==> flow/design.v <==
`timescale 1ns / 1ps
`default_nettype none
module counterModN #(
    parameter X = 5,   
    parameter N = 20   
) (
    input wire clk,       
    input wire ce,        
    input wire en,        
    input wire reset,     
    output reg [X-1:0] count  
);
    always @(posedge clk) begin
        if (reset) begin
            count <= 0;
        end else if (ce && en) begin
            if (count == N - 1) begin
                count <= 0;
            end else begin
                count <= count + 1;
            end
        end
    end
endmodule
`timescale 1ns / 1ps
`default_nettype none
module clockDivider #(
    parameter N = 500_000   
)(
    input wire clk,        
    input wire en,         
    input wire rst,        
    output reg clk_out,    
    output wire tick       
);
    wire [31:0] count;     
    counterModN #(.X(32), .N(N)) counterMod (
        .clk(clk),
        .ce(1'b1),
        .reset(rst),
        .en(en),
        .count(count)
    );
    assign tick = (count == N - 1) && !clk_out;
    always @(posedge clk) begin
        if (rst) begin
            clk_out <= 1'b0;
        end else if (count == N - 1) begin
            clk_out <= ~clk_out;
        end
    end
endmodule
`timescale 1ns / 1ps
`default_nettype none
module debouncer(
    input wire clk,        
    input wire ce,         
    input wire rst,        
    input wire in,         
    output wire out         
);
    reg q1, q2, q3;
    always @(posedge clk) begin
        if (rst) begin
            q1 <= 1'b0;
            q2 <= 1'b0;
            q3 <= 1'b0;
        end else if (ce) begin
            q1 <= in;
            q2 <= q1;
            q3 <= q2;
        end 
    end
    assign out = (rst == 1'b1) ? 1'b0 : (q1 & q2 & q3);
endmodule
`timescale 1ns / 1ps
`default_nettype none
module synchronizer(
    input wire clk,       
    input wire ce,        
    input wire rst,       
    input wire in,        
    output wire out       
);
    reg q1, q2;
    always @(posedge clk) begin
        if (rst) begin
            q1 <= 1'b0;
            q2 <= 1'b0;
        end else if (ce) begin
            q1 <= in;
            q2 <= q1;
        end
    end
    assign out = (rst) ? 1'b0 : q2;
endmodule
`timescale 1ns / 1ps
`default_nettype none
module shift_left_register(
    input wire        clk,     
    input wire        ce,      
    input wire        rst,     
    input wire        load,    
    input wire        en,      
    input wire [7:0]  Num,     
    output reg [15:0] Out      
);
    integer i;
    always @(posedge clk) begin
        if (rst) begin
            Out <= 16'b0;
        end else if (ce) begin
            if (load) begin
                Out <= {8'b0, Num};
            end else if (en) begin
                for (i = 15; i > 0; i = i - 1) begin
                    Out[i] <= Out[i - 1];
                end
                Out[0] <= 1'b0;
            end
        end
    end
endmodule
`timescale 1ns / 1ps
`default_nettype none
module shift_right_register(
    input wire clk,          
    input wire ce,           
    input wire rst,          
    input wire load,         
    input wire en,           
    input wire [7:0] Num,    
    output reg [7:0] Out     
);
    integer i;
    always @(posedge clk) begin
        if (rst) begin
            Out <= 8'b0;
        end else if (ce) begin
            if (load) begin
                Out <= Num;   
            end else if (en) begin
                for (i = 7; i > 0; i = i - 1) begin
                    Out[i - 1] <= Out[i];
                end
                Out[7] <= 1'b0;   
            end
        end
    end
endmodule
`timescale 1ns / 1ps
`default_nettype none
module CU(
    input wire b0,        
    input wire z,         
    input wire load,      
    output wire Psel,     
    output wire EP,       
    output wire EA,       
    output wire EB,       
    output wire LA,       
    output wire LB,       
    output wire RstP      
);
    assign Psel = b0;
    assign EP = (b0 & ~load);
    assign EA = (~z | load);
    assign EB = (~z | load);
    assign LA = load;
    assign LB = load;
    assign RstP = load;
endmodule
`timescale 1ns / 1ps
`default_nettype none
module BCD #(
    parameter W = 18   
)(
    input wire [W-1:0] bin,            
    output reg [W+(W-4)/3:0] bcd       
);
    integer i, j;
    always @(bin) begin
        for (i = 0; i <= W + (W-4)/3; i = i + 1) begin
            bcd[i] = 1'b0;
        end
        bcd[W-1:0] = bin;
        for (i = 0; i <= W - 4; i = i + 1) begin
            for (j = 0; j <= i / 3; j = j + 1) begin
                if (bcd[W - i + 4*j -: 4] > 4) begin                   
                    bcd[W - i + 4*j -: 4] = bcd[W - i + 4*j -: 4] + 4'd3;
                end
            end
        end
    end
endmodule
`timescale 1ns / 1ps
`default_nettype none
module seven_seg_decoder(
    input wire en,           
    input wire [3:0] num,    
    output reg [6:0] seg     
);
    always @ (num or en) begin
        if (en) begin
            case(num)
                4'd0: seg = 7'b1000000;   
                4'd1: seg = 7'b1111001;   
                4'd2: seg = 7'b0100100;   
                4'd3: seg = 7'b0110000;   
                4'd4: seg = 7'b0011001;   
                4'd5: seg = 7'b0010010;   
                4'd6: seg = 7'b0000010;   
                4'd7: seg = 7'b1111000;   
                4'd8: seg = 7'b0000000;   
                4'd9: seg = 7'b0010000;   
                default: seg = 7'b1111111;  
            endcase
        end else begin
            seg = 7'b1111111;   
        end
    end
endmodule
`timescale 1ns / 1ps
`default_nettype none
module seven_segment_scroller #(
    parameter DIV = 250000            
)(
    input wire clk,                   
    input wire reset,                 
    input wire button_left,           
    input wire button_right,          
    input wire [19:0] product,        
    input wire sign,                  
    output reg [6:0] seg,             
    output reg [3:0] an               
);
    wire slow_tick;                            
    wire slow_level;
    wire [1:0] switch_position;                
    wire debounced_button_left, debounced_button_right;
    wire final_button_left, final_button_right;
    wire [6:0] segment_internal[4:0];          
    reg [2:0] digit_selection;        
    clockDivider #(DIV) clk_divider (
        .clk(clk),
        .en(1'b1),
        .rst(reset),
        .clk_out(slow_level),
        .tick(slow_tick)
    );
    counterModN #(.X(2), .N(4)) position_counter (
        .clk(clk),
        .ce(slow_tick),
        .reset(reset),
        .en(1'b1),
        .count(switch_position)
    );
    debouncer btn_debouncer_left (
        .clk(clk),
        .ce(slow_tick),
        .rst(reset),
        .in(button_left),
        .out(debounced_button_left)
    );
    synchronizer btn_synchronizer_left (
        .clk(clk),
        .ce(slow_tick),
        .rst(reset),
        .in(debounced_button_left),
        .out(final_button_left)
    );
    debouncer btn_debouncer_right (
        .clk(clk),
        .ce(slow_tick),
        .rst(reset),
        .in(button_right),
        .out(debounced_button_right)
    );
    synchronizer btn_synchronizer_right (
        .clk(clk),
        .ce(slow_tick),
        .rst(reset),
        .in(debounced_button_right),
        .out(final_button_right)
    );
    reg button_right_old, button_left_old;
    reg button_right_raise, button_left_raise;  
    always @(posedge clk) begin
        if (reset) begin
            digit_selection <= 3'b000;
            button_right_old <= 0;
            button_left_old <= 0;
            button_right_raise <= 0;
            button_left_raise <= 0;
        end else if (slow_tick) begin
            button_right_raise <= (button_right_old != final_button_right && final_button_right == 1'b1);
            button_left_raise <= (button_left_old != final_button_left && final_button_left == 1'b1);
            button_right_old <= final_button_right;
            button_left_old <= final_button_left;
            if (button_right_raise) begin
                if (digit_selection > 0) begin
                    digit_selection <= digit_selection - 1;
                end
                button_right_raise <= 0;
            end
            if (button_left_raise) begin
                if (digit_selection < 2) begin
                    digit_selection <= digit_selection + 1;
                end
                button_left_raise <= 0;
            end
        end
    end
    seven_seg_decoder decoder_digit_0 (.en(1'b1), .num(product[3:0]), .seg(segment_internal[0]));
    seven_seg_decoder decoder_digit_1 (.en(1'b1), .num(product[7:4]), .seg(segment_internal[1]));
    seven_seg_decoder decoder_digit_2 (.en(1'b1), .num(product[11:8]), .seg(segment_internal[2]));
    seven_seg_decoder decoder_digit_3 (.en(1'b1), .num(product[15:12]), .seg(segment_internal[3]));
    seven_seg_decoder decoder_digit_4 (.en(1'b1), .num(product[19:16]), .seg(segment_internal[4]));
    always @(*) begin
        case (switch_position)
            2'b00: begin
                an = 4'b1110;
                seg = segment_internal[digit_selection];
            end
            2'b01: begin
                an = 4'b1101;
                seg = segment_internal[digit_selection + 1];
            end
            2'b10: begin
                an = 4'b1011;
                seg = segment_internal[digit_selection + 2];
            end
            2'b11: begin
                an = 4'b0111;
                if (sign == 1)
                    seg = 7'b0111111; 
                else
                    seg = 7'b1111111;
            end
            default: begin
                an = 4'b1111;
                seg = 7'b0000000;
            end
        endcase
    end
endmodule
`timescale 1ns / 1ps
`default_nettype none
module main #(
    parameter MAIN_DIV = 8,      
    parameter SCAN_DIV = 4       
)(
    input wire clk,
    input wire rst,    
    input wire btnC,   
    input wire btnL,   
    input wire btnR,   
    input wire [7:0] num1,   
    input wire [7:0] num2,   
    output wire [6:0] seg,            
    output wire [3:0] an,              
    output wire multiplicationFinished    
);
    wire dividedClock;   
    wire dividedTick;    
    clockDivider #(MAIN_DIV) clockDiv(
        .clk(clk),
        .rst(rst),
        .en(1'b1),
        .clk_out(dividedClock),
        .tick(dividedTick)
    );
    wire [7:0] num1Complement, num2Complement;
    wire [7:0] multiplier, multiplicand;
    wire [7:0] multiplicandShifted;
    wire [15:0] multiplierShifted;
    reg  [15:0] productReg;
    reg signReg;
    wire tempSign;
    wire [19:0] bcdOutput;
    wire [15:0] tempOutput;
    assign num1Complement = ~num1 + 1'b1;
    assign num2Complement = ~num2 + 1'b1;
    assign multiplier = (num1[7] == 1) ? num1Complement : num1;
    assign multiplicand = (num2[7] == 1) ? num2Complement : num2;
    wire enableDebounce, enableSync;
    debouncer debounceInst(
        .clk(clk),
        .ce(dividedTick),
        .rst(rst),
        .in(btnC),
        .out(enableDebounce)
    );
    synchronizer syncInst(
        .clk(clk),
        .ce(dividedTick),
        .rst(rst),
        .in(enableDebounce),
        .out(enableSync)
    );
    wire Psel, EP, EA, EB, LA, LB, RstP;
    shift_right_register shiftRightReg(
        .clk(clk),
        .ce(dividedTick),
        .rst(rst),
        .load(LB),
        .en(EB),
        .Num(multiplicand),
        .Out(multiplicandShifted)
    );
    shift_left_register shiftLeftReg(
        .clk(clk),
        .ce(dividedTick),
        .rst(rst),
        .load(LA),
        .en(EA),
        .Num(multiplier),
        .Out(multiplierShifted)
    );
    CU controlUnit(
        .b0(multiplicandShifted[0]),
        .z(multiplicationFinished),  
        .load(enableSync),
        .Psel(Psel),
        .EP(EP),
        .EA(EA),
        .EB(EB),
        .LA(LA),
        .LB(LB),
        .RstP(RstP)
    );
    assign multiplicationFinished = ~(multiplicandShifted[0] | multiplicandShifted[1] | multiplicandShifted[2] | multiplicandShifted[3] | multiplicandShifted[4] | multiplicandShifted[5] | multiplicandShifted[6] | multiplicandShifted[7]);
    always @(posedge clk) begin
        if (rst) begin
            productReg <= 16'b0;
            signReg <= 1'b0;
        end else if (!dividedTick) begin
            productReg <= productReg;
        end else if (RstP == 1) begin
            productReg <= 16'b0;
            signReg <= (num1[7] ^ num2[7]) && num1 != 0 && num2 != 0;
        end else if (EP == 1) begin
            productReg <= (Psel == 1) ? productReg + multiplierShifted : productReg;
        end else begin
            productReg <= productReg;
        end
    end
    assign tempOutput = productReg;
    assign tempSign = signReg;
    BCD #(16) bcdConverter(
        .bin(tempOutput),
        .bcd(bcdOutput)
    );
    seven_segment_scroller #(SCAN_DIV) sevenSegScroller(
        .clk(clk),
        .reset(rst | RstP),
        .button_left(btnL),
        .button_right(btnR),
        .product(bcdOutput),
        .sign(tempSign),
        .seg(seg),
        .an(an)
    );
endmodule
Ticket comment

Reports on main

Each step is given for the RTL above and for the edited RTL.
"unedited" refers to lines of the RTL above, "edited" to lines of the edited file.
"difference": "edited" minus "unedited" as printed here. "rel. change": 100 x difference / "unedited".
Operators carry their Yosys type and port widths (W data, S select, Z words).
A cell with -- has no value.

Top module: main
Clock port: clk
Standard-cell library: sky130hd
Library corner: tt_025C_1v80

Edit of the RTL

The edit as a unified diff against the file above.
This change comes from a script, not from a designer; no optimisation was intended.

```diff
@@ -249,5 +249,5 @@
         .tick(slow_tick)
     );
-    counterModN #(.X(2), .N(4)) position_counter (
+    counterModN #(.X(4), .N(4)) position_counter (
         .clk(clk),
         .ce(slow_tick),
```

After elaboration

Source: Yosys, flattened and elaborated, memories not mapped. Widths are those after wreduce. Registers that Yosys merges into a memory's read port (data or address) are not register bits. Print and check cells do not count. Equal cells are merged and count once.
Yosys's memory passes give these memory sizes; they may raise the number of words (mostly to a power of two), join words into wider ones and drop unused or constant bits.

Operators by class:

| item                       | unedited | edited | difference | rel. change (%) |
| reduce/logical cells       | 22       | 22     | 0          | 0.00 |
| equal/unequal tests        | 19       | 20     | +1         | +5.26 |
| muxes and demuxes          | 103      | 103    | 0          | 0.00 |
| bitwise gates (word level) | 23       | 23     | 0          | 0.00 |
| magnitude comparators      | 37       | 37     | 0          | 0.00 |
| $add $sub $neg             | 44       | 44     | 0          | 0.00 |

Operators by type and width:

| kind                    | unedited | edited | difference | rel. change (%) |
| $mux W4                 | 34       | 35     | +1         | +2.94 |
| $add A2 B1 Y2 const B   | 1        | 0      | -1         | -100.00 |
| $mux W2                 | 1        | 0      | -1         | -100.00 |
| $add A4 B1 Y4 const B   | 0        | 1      | +1         | -- |
| $eq A4 B2 Y1 const B    | 0        | 1      | +1         | -- |
| $mux W1                 | 52       | 52     | 0          | 0.00 |
| $add A4 B2 Y4 const B   | 30       | 30     | 0          | 0.00 |
| $gt A4 B3 Y1 const B    | 30       | 30     | 0          | 0.00 |
| $or A1 B1 Y1            | 9        | 9      | 0          | 0.00 |
| $and A1 B1 Y1           | 7        | 7      | 0          | 0.00 |
| $eq A3 B2 Y1 const B    | 6        | 6      | 0          | 0.00 |
| $logic_and A1 B1 Y1     | 6        | 6      | 0          | 0.00 |
| $gt A3 B3 Y1 const B    | 5        | 5      | 0          | 0.00 |
| $mux W3                 | 5        | 5      | 0          | 0.00 |
| $add A3 B2 Y4 const B   | 4        | 4      | 0          | 0.00 |
| $not A1 Y1              | 4        | 4      | 0          | 0.00 |
| $eq A3 B1 Y1 const B    | 3        | 3      | 0          | 0.00 |
| $eq A3 B3 Y1 const B    | 3        | 3      | 0          | 0.00 |
| $logic_not A3 Y1        | 3        | 3      | 0          | 0.00 |
| $mux W16                | 3        | 3      | 0          | 0.00 |
| $pmux W7 S5             | 3        | 3      | 0          | 0.00 |
| $reduce_bool A2 Y1      | 3        | 3      | 0          | 0.00 |
| $add A3 B2 Y3 const B   | 2        | 2      | 0          | 0.00 |
| $add A32 B1 Y32 const B | 2        | 2      | 0          | 0.00 |
| $add A8 B1 Y8 const B   | 2        | 2      | 0          | 0.00 |
| $eq A2 B2 Y1 const B    | 2        | 2      | 0          | 0.00 |
| $logic_not A1 Y1        | 2        | 2      | 0          | 0.00 |
| $mux W8                 | 2        | 2      | 0          | 0.00 |

The list need not be complete.

Storage and ports:

| item                        | unedited | edited | difference | rel. change (%) |
| flip-flop bits (word level) | 131      | 133    | +2         | +1.53 |
| input bits                  | 21       | 21     | 0          | 0.00 |
| cells after elaboration     | 304      | 305    | +1         | +0.33 |
| memories kept               | 5        | 5      | 0          | 0.00 |
| bits in read-only memories  | 560      | 560    | 0          | 0.00 |
| output and inout bits       | 12       | 12     | 0          | 0.00 |

Memories:

| item                                         | unedited                                                                            | edited |
| shape (words x width / read and write ports) | 16 x 7 bit 1R0W; 16 x 7 bit 1R0W; 16 x 7 bit 1R0W; 16 x 7 bit 1R0W; 16 x 7 bit 1R0W | 16 x 7 bit 1R0W; 16 x 7 bit 1R0W; 16 x 7 bit 1R0W; 16 x 7 bit 1R0W; 16 x 7 bit 1R0W |

Longest topological paths

Depth = most cells in a row (Yosys ltp): at word level without a register or memory, in the mapped netlist without a sequential cell, where the memories' decode and read muxes count.

Logic depth:

| item                          | unedited | edited | difference | rel. change (%) |
| depth after elaboration       | 26       | 26     | 0          | 0.00 |
| ABC_AREA                      | 1        | 1      | --         | -- |
| gate-level depth with buffers | 84       | 83     | -1         | -1.19 |

Mapped cells and area

Source: synth_stat.txt of the flow (Yosys; design flattened, memories mapped). It holds for the ABC_AREA given above (unset counts as 0); a run with the other value may have another netlist.

Mapped netlist:

| item                            | unedited | edited   | difference | rel. change (%) |
| cells in the netlist            | 2,103    | 2,081    | -22        | -1.05 |
| chip area (Yosys) (um^2)        | 12,663.4 | 12,568.3 | -95.1      | -0.75 |
| area of sequential cells (um^2) | 2,622.5  | 2,662.6  | +40.1      | +1.53 |
| flip-flops                      | 131      | 133      | +2         | +1.53 |
| buffer cells                    | 27       | 28       | +1         | +3.70 |

Cells by type:

| type                      | unedited | edited | difference | rel. change (%) |
| sky130_fd_sc_hd__nor2_1   | 179      | 146    | -33        | -18.44 |
| sky130_fd_sc_hd__nand2_1  | 578      | 554    | -24        | -4.15 |
| sky130_fd_sc_hd__nand3_1  | 240      | 257    | +17        | +7.08 |
| sky130_fd_sc_hd__a21oi_1  | 65       | 81     | +16        | +24.62 |
| sky130_fd_sc_hd__inv_1    | 306      | 319    | +13        | +4.25 |
| sky130_fd_sc_hd__nand3_2  | 24       | 14     | -10        | -41.67 |
| sky130_fd_sc_hd__nand2_4  | 9        | 19     | +10        | +111.11 |
| sky130_fd_sc_hd__nor4_1   | 23       | 32     | +9         | +39.13 |
| sky130_fd_sc_hd__a211oi_1 | 12       | 3      | -9         | -75.00 |
| sky130_fd_sc_hd__o21ai_1  | 15       | 23     | +8         | +53.33 |
| sky130_fd_sc_hd__ha_1     | 98       | 92     | -6         | -6.12 |
| sky130_fd_sc_hd__clkinv_1 | 9        | 3      | -6         | -66.67 |
| sky130_fd_sc_hd__o211ai_1 | 8        | 13     | +5         | +62.50 |
| sky130_fd_sc_hd__nand2_2  | 70       | 74     | +4         | +5.71 |
| sky130_fd_sc_hd__nor3_1   | 37       | 33     | -4         | -10.81 |
| sky130_fd_sc_hd__inv_2    | 35       | 31     | -4         | -11.43 |
| sky130_fd_sc_hd__or2_2    | 7        | 3      | -4         | -57.14 |
| sky130_fd_sc_hd__buf_2    | 4        | 1      | -3         | -75.00 |

The list need not be complete.

Worst setup path after synthesis

Path of least setup slack by OpenSTA after synthesis, without wires, with an ideal clock, recovery checks aside; 20% of the period is set as input and as output delay. Where synthesis merged equal registers, the netlist keeps one of their names.

Timing path after synthesis:

| item                              | unedited                 | edited                   | difference | rel. change (%) |
| path type                         | register to output       | register to output       | --         | -- |
| start                             | register (no name shown) | register (no name shown) | --         | -- |
| end                               | output port seg[0]       | output port seg[3]       | --         | -- |
| driving pins on the path          | 82                       | 79                       | -3         | -3.66 |
| period (ns)                       | 20.0                     | 20.0                     | 0.0        | 0.00 |
| buffers on the path               | 0                        | 0                        | 0          | -- |
| path delay (ns)                   | 7.626                    | 7.672                    | +0.046     | +0.60 |
| external output delay (ns)        | 4.000                    | 4.000                    | 0.000      | 0.00 |
| path slack (ns)                   | 8.374                    | 8.328                    | -0.046     | -- |
| arrival (ns)                      | 7.626                    | 7.672                    | +0.046     | +0.60 |
| launch time at the first pin (ns) | 0.000                    | 0.000                    | 0.000      | -- |
| synthesis period reached (ns)     | 11.626                   | 11.672                   | +0.046     | +0.40 |

"path delay" is the arrival time less input delay plus setup time.
A path that ends at an output port has no setup time.
"driving pins on the path": output pins that drive a net of the path, with the launching flip-flop's if there is one; two outputs of one cell count as two.
"synthesis period reached" = period - worst setup slack (recovery checks aside). The figure is calculated, with input and output delays left at 20% of the set period.
The rows between start and end are the longest chain of elaborated cells between them; the timing report does not say that the signal goes this way. Where chains are equally long, one stands for them.
A line is the first line of the expression or statement that the cell stems from. Yosys adds cells for indexed reads and writes and turns some case tables into memories.
A memory read counts as a cell of the chain, while the word-level depth stops at memories.

Between the ends, after synthesis, unedited:
Cell sequence: sky130_fd_sc_hd__dfxtp_1 > sky130_fd_sc_hd__clkinv_1 > sky130_fd_sc_hd__ha_1 > sky130_fd_sc_hd__inv_1 > sky130_fd_sc_hd__ha_1 > sky130_fd_sc_hd__inv_2 > sky130_fd_sc_hd__nand2_1 > sky130_fd_sc_hd__nand3_2 > sky130_fd_sc_hd__inv_2 > sky130_fd_sc_hd__nand2_1 > sky130_fd_sc_hd__nand2_1 > sky130_fd_sc_hd__nand3_1 > sky130_fd_sc_hd__nand3_1 > sky130_fd_sc_hd__nand2_2 > sky130_fd_sc_hd__nand2_2 > sky130_fd_sc_hd__nand2_4 > sky130_fd_sc_hd__nand2_4 > sky130_fd_sc_hd__nand2_2 > [46 not listed] > sky130_fd_sc_hd__inv_1 > sky130_fd_sc_hd__ha_1 > sky130_fd_sc_hd__inv_1 > sky130_fd_sc_hd__nand2_1 > sky130_fd_sc_hd__nand2_2 > sky130_fd_sc_hd__xor2_2 > sky130_fd_sc_hd__inv_1 > sky130_fd_sc_hd__ha_1 > sky130_fd_sc_hd__nand2_1 > sky130_fd_sc_hd__nand2_1 > sky130_fd_sc_hd__nand2_1 > sky130_fd_sc_hd__nand2_1 > sky130_fd_sc_hd__o21ai_0 > sky130_fd_sc_hd__inv_1 > sky130_fd_sc_hd__nand2_1 > sky130_fd_sc_hd__nand3_1 > sky130_fd_sc_hd__nand2_1 > sky130_fd_sc_hd__nand2_1
Cells in the longest elaborated chain: 29

Ends and longest elaborated chain, after synthesis, unedited:

| item               | line | text |
| start: declaration | 377  |  |
| start: assignment  | 438  |  |
| start: assignment  | 443  |  |
| $gt A3 B3 Y1       | 189  | `if (bcd[W - i + 4*j -: 4] > 4) begin` |
| $mux W4            | 189  |  |
| $gt A4 B3 Y1       | 189  |  |
| $mux W4            | 189  |  |
| $gt A4 B3 Y1       | 189  |  |
| $mux W4            | 189  |  |
| $gt A4 B3 Y1       | 189  |  |
| [15 not listed]    | --   |  |
| $add A4 B2 Y4      | 190  | `bcd[W - i + 4*j -: 4] = bcd[W - i + 4*j -: 4] + 4'd3;` |
| $mux W4            | 189  |  |
| $add A4 B2 Y4      | 190  |  |
| $mux W4            | 189  |  |
| $mem_v2 Z16 W7     | 205  | `case(num)` |
| $pmux W7 S5        | 331  | `seg = segment_internal[digit_selection + 2];` |
| $pmux W7 S4        | 320  | `case (switch_position)` |
| end: declaration   | 360  | `output wire [6:0] seg,` |

Between the ends, after synthesis, edited:
Cell sequence: sky130_fd_sc_hd__dfxtp_1 > sky130_fd_sc_hd__inv_1 > sky130_fd_sc_hd__ha_1 > sky130_fd_sc_hd__inv_1 > sky130_fd_sc_hd__ha_1 > sky130_fd_sc_hd__inv_1 > sky130_fd_sc_hd__nand2_1 > sky130_fd_sc_hd__nand2_2 > sky130_fd_sc_hd__nand2_1 > sky130_fd_sc_hd__nand2_2 > sky130_fd_sc_hd__nand3_2 > sky130_fd_sc_hd__nand2_2 > sky130_fd_sc_hd__nand2_2 > sky130_fd_sc_hd__nand2_2 > sky130_fd_sc_hd__nand2_2 > sky130_fd_sc_hd__nand2_2 > sky130_fd_sc_hd__nand2_2 > sky130_fd_sc_hd__nand2_1 > [43 not listed] > sky130_fd_sc_hd__inv_1 > sky130_fd_sc_hd__ha_1 > sky130_fd_sc_hd__nor2_2 > sky130_fd_sc_hd__inv_2 > sky130_fd_sc_hd__nand2_4 > sky130_fd_sc_hd__xor2_2 > sky130_fd_sc_hd__inv_1 > sky130_fd_sc_hd__ha_1 > sky130_fd_sc_hd__inv_1 > sky130_fd_sc_hd__nand2_1 > sky130_fd_sc_hd__nand3_1 > sky130_fd_sc_hd__nand2_1 > sky130_fd_sc_hd__o21ai_1 > sky130_fd_sc_hd__inv_1 > sky130_fd_sc_hd__nand2_1 > sky130_fd_sc_hd__nand3_1 > sky130_fd_sc_hd__nand2_1 > sky130_fd_sc_hd__nand2_1
Cells in the longest elaborated chain: 29

Ends and longest elaborated chain, after synthesis, edited:

| item               | line | text |
| start: declaration | 377  |  |
| start: assignment  | 438  |  |
| start: assignment  | 443  |  |
| $gt A3 B3 Y1       | 189  | `if (bcd[W - i + 4*j -: 4] > 4) begin` |
| $mux W4            | 189  |  |
| $gt A4 B3 Y1       | 189  |  |
| $mux W4            | 189  |  |
| $gt A4 B3 Y1       | 189  |  |
| $mux W4            | 189  |  |
| $gt A4 B3 Y1       | 189  |  |
| [15 not listed]    | --   |  |
| $add A4 B2 Y4      | 190  | `bcd[W - i + 4*j -: 4] = bcd[W - i + 4*j -: 4] + 4'd3;` |
| $mux W4            | 189  |  |
| $add A4 B2 Y4      | 190  |  |
| $mux W4            | 189  |  |
| $mem_v2 Z16 W7     | 205  | `case(num)` |
| $pmux W7 S5        | 331  | `seg = segment_internal[digit_selection + 2];` |
| $pmux W7 S4        | 320  | `case (switch_position)` |
| end: declaration   | 360  | `output wire [6:0] seg,` |

Timing after layout

From the final timing report of each run of pair 1: the path of least setup slack in the routed layout; clock arrival at registers is part of the times.

Timing path after layout:

| item                              | unedited                 | edited                   | difference | rel. change (%) |
| path type                         | register to output       | register to output       | --         | -- |
| start                             | register (no name shown) | register (no name shown) | --         | -- |
| end                               | output port seg[0]       | output port seg[3]       | --         | -- |
| period (ns)                       | 13.9                     | 13.9                     | 0.0        | 0.00 |
| arrival (ns)                      | 9.63                     | 9.52                     | -0.11      | -1.14 |
| external output delay (ns)        | 2.78                     | 2.78                     | 0.00       | 0.00 |
| launch time at the first pin (ns) | 0.41                     | 0.41                     | 0.00       | 0.00 |
| driving pins on the path          | 71                       | 80                       | +9         | +12.68 |
| buffers on the path               | 1                        | 1                        | 0          | 0.00 |
| path slack (ns)                   | 1.49                     | 1.60                     | +0.11      | -- |

The rows between start and end are the longest chain of elaborated cells between them; the timing report does not say that the signal goes this way. Where chains are equally long, one stands for them.
A memory read counts as a cell of the chain, while the word-level depth stops at memories.

Between the ends, after layout, unedited:
Cell sequence: sky130_fd_sc_hd__dfxtp_1 > sky130_fd_sc_hd__clkinv_1 > sky130_fd_sc_hd__ha_1 > sky130_fd_sc_hd__inv_1 > sky130_fd_sc_hd__ha_1 > sky130_fd_sc_hd__nand2_1 > sky130_fd_sc_hd__nand3_1 > sky130_fd_sc_hd__nand2_1 > sky130_fd_sc_hd__a21oi_1 > sky130_fd_sc_hd__nand2_2 > sky130_fd_sc_hd__nand2_1 > sky130_fd_sc_hd__nand3_1 > sky130_fd_sc_hd__nand2_2 > sky130_fd_sc_hd__nand2_4 > sky130_fd_sc_hd__nand3_1 > sky130_fd_sc_hd__nand2_1 > sky130_fd_sc_hd__nand2_1 > sky130_fd_sc_hd__nand3_1 > [35 not listed] > sky130_fd_sc_hd__inv_1 > sky130_fd_sc_hd__nand3_1 > sky130_fd_sc_hd__nand3_1 > sky130_fd_sc_hd__nand2_1 > sky130_fd_sc_hd__ha_1 > sky130_fd_sc_hd__inv_1 > sky130_fd_sc_hd__nand3_4 > sky130_fd_sc_hd__o21ai_1 > sky130_fd_sc_hd__inv_1 > sky130_fd_sc_hd__ha_1 > sky130_fd_sc_hd__nand3b_1 > sky130_fd_sc_hd__nand3_1 > sky130_fd_sc_hd__nand2_1 > sky130_fd_sc_hd__nand2_1 > sky130_fd_sc_hd__nand4_1 > sky130_fd_sc_hd__o21ai_0 > sky130_fd_sc_hd__nand2_1 > sky130_fd_sc_hd__clkdlybuf4s50_1
Cells in the longest elaborated chain: 29

Ends and longest elaborated chain, after layout, unedited:

| item               | line | text |
| start: declaration | 377  |  |
| start: assignment  | 438  |  |
| start: assignment  | 443  |  |
| $gt A3 B3 Y1       | 189  | `if (bcd[W - i + 4*j -: 4] > 4) begin` |
| $mux W4            | 189  |  |
| $gt A4 B3 Y1       | 189  |  |
| $mux W4            | 189  |  |
| $gt A4 B3 Y1       | 189  |  |
| $mux W4            | 189  |  |
| $gt A4 B3 Y1       | 189  |  |
| [15 not listed]    | --   |  |
| $add A4 B2 Y4      | 190  | `bcd[W - i + 4*j -: 4] = bcd[W - i + 4*j -: 4] + 4'd3;` |
| $mux W4            | 189  |  |
| $add A4 B2 Y4      | 190  |  |
| $mux W4            | 189  |  |
| $mem_v2 Z16 W7     | 205  | `case(num)` |
| $pmux W7 S5        | 331  | `seg = segment_internal[digit_selection + 2];` |
| $pmux W7 S4        | 320  | `case (switch_position)` |
| end: declaration   | 360  | `output wire [6:0] seg,` |

Between the ends, after layout, edited:
Cell sequence: sky130_fd_sc_hd__dfxtp_1 > sky130_fd_sc_hd__inv_1 > sky130_fd_sc_hd__ha_1 > sky130_fd_sc_hd__inv_1 > sky130_fd_sc_hd__ha_1 > sky130_fd_sc_hd__inv_1 > sky130_fd_sc_hd__nand2_1 > sky130_fd_sc_hd__nand2_2 > sky130_fd_sc_hd__nand2_1 > sky130_fd_sc_hd__nand2_2 > sky130_fd_sc_hd__nand3_2 > sky130_fd_sc_hd__nand2_2 > sky130_fd_sc_hd__nand2_2 > sky130_fd_sc_hd__nand2_2 > sky130_fd_sc_hd__nand2_2 > sky130_fd_sc_hd__nand2_2 > sky130_fd_sc_hd__nand2_2 > sky130_fd_sc_hd__nand2_1 > [44 not listed] > sky130_fd_sc_hd__ha_1 > sky130_fd_sc_hd__nor2_2 > sky130_fd_sc_hd__inv_2 > sky130_fd_sc_hd__nand2_4 > sky130_fd_sc_hd__xor2_2 > sky130_fd_sc_hd__inv_1 > sky130_fd_sc_hd__ha_1 > sky130_fd_sc_hd__inv_1 > sky130_fd_sc_hd__nand2_1 > sky130_fd_sc_hd__nand3_1 > sky130_fd_sc_hd__nand2_1 > sky130_fd_sc_hd__o21ai_1 > sky130_fd_sc_hd__inv_1 > sky130_fd_sc_hd__nand2_1 > sky130_fd_sc_hd__nand3_1 > sky130_fd_sc_hd__nand2_1 > sky130_fd_sc_hd__nand2_1 > sky130_fd_sc_hd__clkdlybuf4s50_1
Cells in the longest elaborated chain: 29

Ends and longest elaborated chain, after layout, edited:

| item               | line | text |
| start: declaration | 377  |  |
| start: assignment  | 438  |  |
| start: assignment  | 443  |  |
| $gt A3 B3 Y1       | 189  | `if (bcd[W - i + 4*j -: 4] > 4) begin` |
| $mux W4            | 189  |  |
| $gt A4 B3 Y1       | 189  |  |
| $mux W4            | 189  |  |
| $gt A4 B3 Y1       | 189  |  |
| $mux W4            | 189  |  |
| $gt A4 B3 Y1       | 189  |  |
| [15 not listed]    | --   |  |
| $add A4 B2 Y4      | 190  | `bcd[W - i + 4*j -: 4] = bcd[W - i + 4*j -: 4] + 4'd3;` |
| $mux W4            | 189  |  |
| $add A4 B2 Y4      | 190  |  |
| $mux W4            | 189  |  |
| $mem_v2 Z16 W7     | 205  | `case(num)` |
| $pmux W7 S5        | 331  | `seg = segment_internal[digit_selection + 2];` |
| $pmux W7 S4        | 320  | `case (switch_position)` |
| end: declaration   | 360  | `output wire [6:0] seg,` |

Layout results

Runs of the flow (Yosys, OpenROAD) on both versions; the two runs of a pair have the same settings. The constraints put input and output delay at 20% of the set period each and load the outputs with 0.01 pF.

Flow settings, pair 1:
ABC_AREA: 1
CORE_UTILIZATION: 40
PLACE_DENSITY: 0.6
period_ns: 13.9
CAP_MARGIN: 20
CORE_MARGIN: 2
SLEW_MARGIN: 20

Results, pair 1:

| item                                   | unedited  | edited    | difference | rel. change (%) |
| setup slack of the worst path (ns)     | 1.492     | 1.602     | +0.110     | -- |
| total power of the final layout (W)    | 0.0009115 | 0.0009328 | +0.0000213 | +2.34 |
| utilization (%)                        | 44.7      | 45.3      | +0.6       | -- |
| smallest hold slack (ns)               | 0.445     | 0.443     | -0.002     | -- |
| area inside the die boundary (um^2)    | 33,098.5  | 32,855.2  | -243.3     | -0.74 |
| post-synthesis cell area (um^2)        | 12,663.4  | 12,568.3  | -95.1      | -0.75 |
| achieved clock period (ns)             | 12.408    | 12.298    | -0.110     | -0.89 |
| standard-cell area after layout (um^2) | 14,029.7  | 13,928.4  | -101.3     | -0.72 |
| sum of negative setup slack (ns)       | 0.000     | 0.000     | 0.000      | -- |

Flow settings, pair 2:
ABC_AREA: 1
CELL_PAD_IN_SITES_DETAIL_PLACEMENT: 1
CELL_PAD_IN_SITES_GLOBAL_PLACEMENT: 0
CORE_UTILIZATION: 43
GPL_ROUTABILITY_DRIVEN: 1
MIN_ROUTING_LAYER: met1
PLACE_DENSITY_LB_ADDON: 0.1
period_ns: 24.0
CAP_MARGIN: 20
CORE_MARGIN: 2
SLEW_MARGIN: 20

Results, pair 2:

| item                                   | unedited  | edited   | difference | rel. change (%) |
| setup slack of the worst path (ns)     | 9.342     | 9.324    | -0.018     | -- |
| total power of the final layout (W)    | 0.0005268 | 0.00053  | +0.0000032 | +0.61 |
| utilization (%)                        | 48.5      | 48.2     | -0.3       | -- |
| smallest hold slack (ns)               | 0.454     | 0.452    | -0.002     | -- |
| area inside the die boundary (um^2)    | 30,838.9  | 30,612.8 | -226.1     | -0.73 |
| post-synthesis cell area (um^2)        | 12,663.4  | 12,568.3 | -95.1      | -0.75 |
| achieved clock period (ns)             | 14.658    | 14.676   | +0.018     | +0.12 |
| standard-cell area after layout (um^2) | 13,999.7  | 13,877.1 | -122.6     | -0.88 |
| sum of negative setup slack (ns)       | 0.000     | 0.000    | 0.000      | -- |

By "achieved clock period" is meant the clock period of the run minus its worst setup slack. This is arithmetic on one report: input and output delays are still those of the set period (20% each).
By "total power of the final layout" is meant OpenSTA's value without simulated activity: inputs other than the clock are taken to toggle once in ten clock periods, and the tool carries that through the logic.
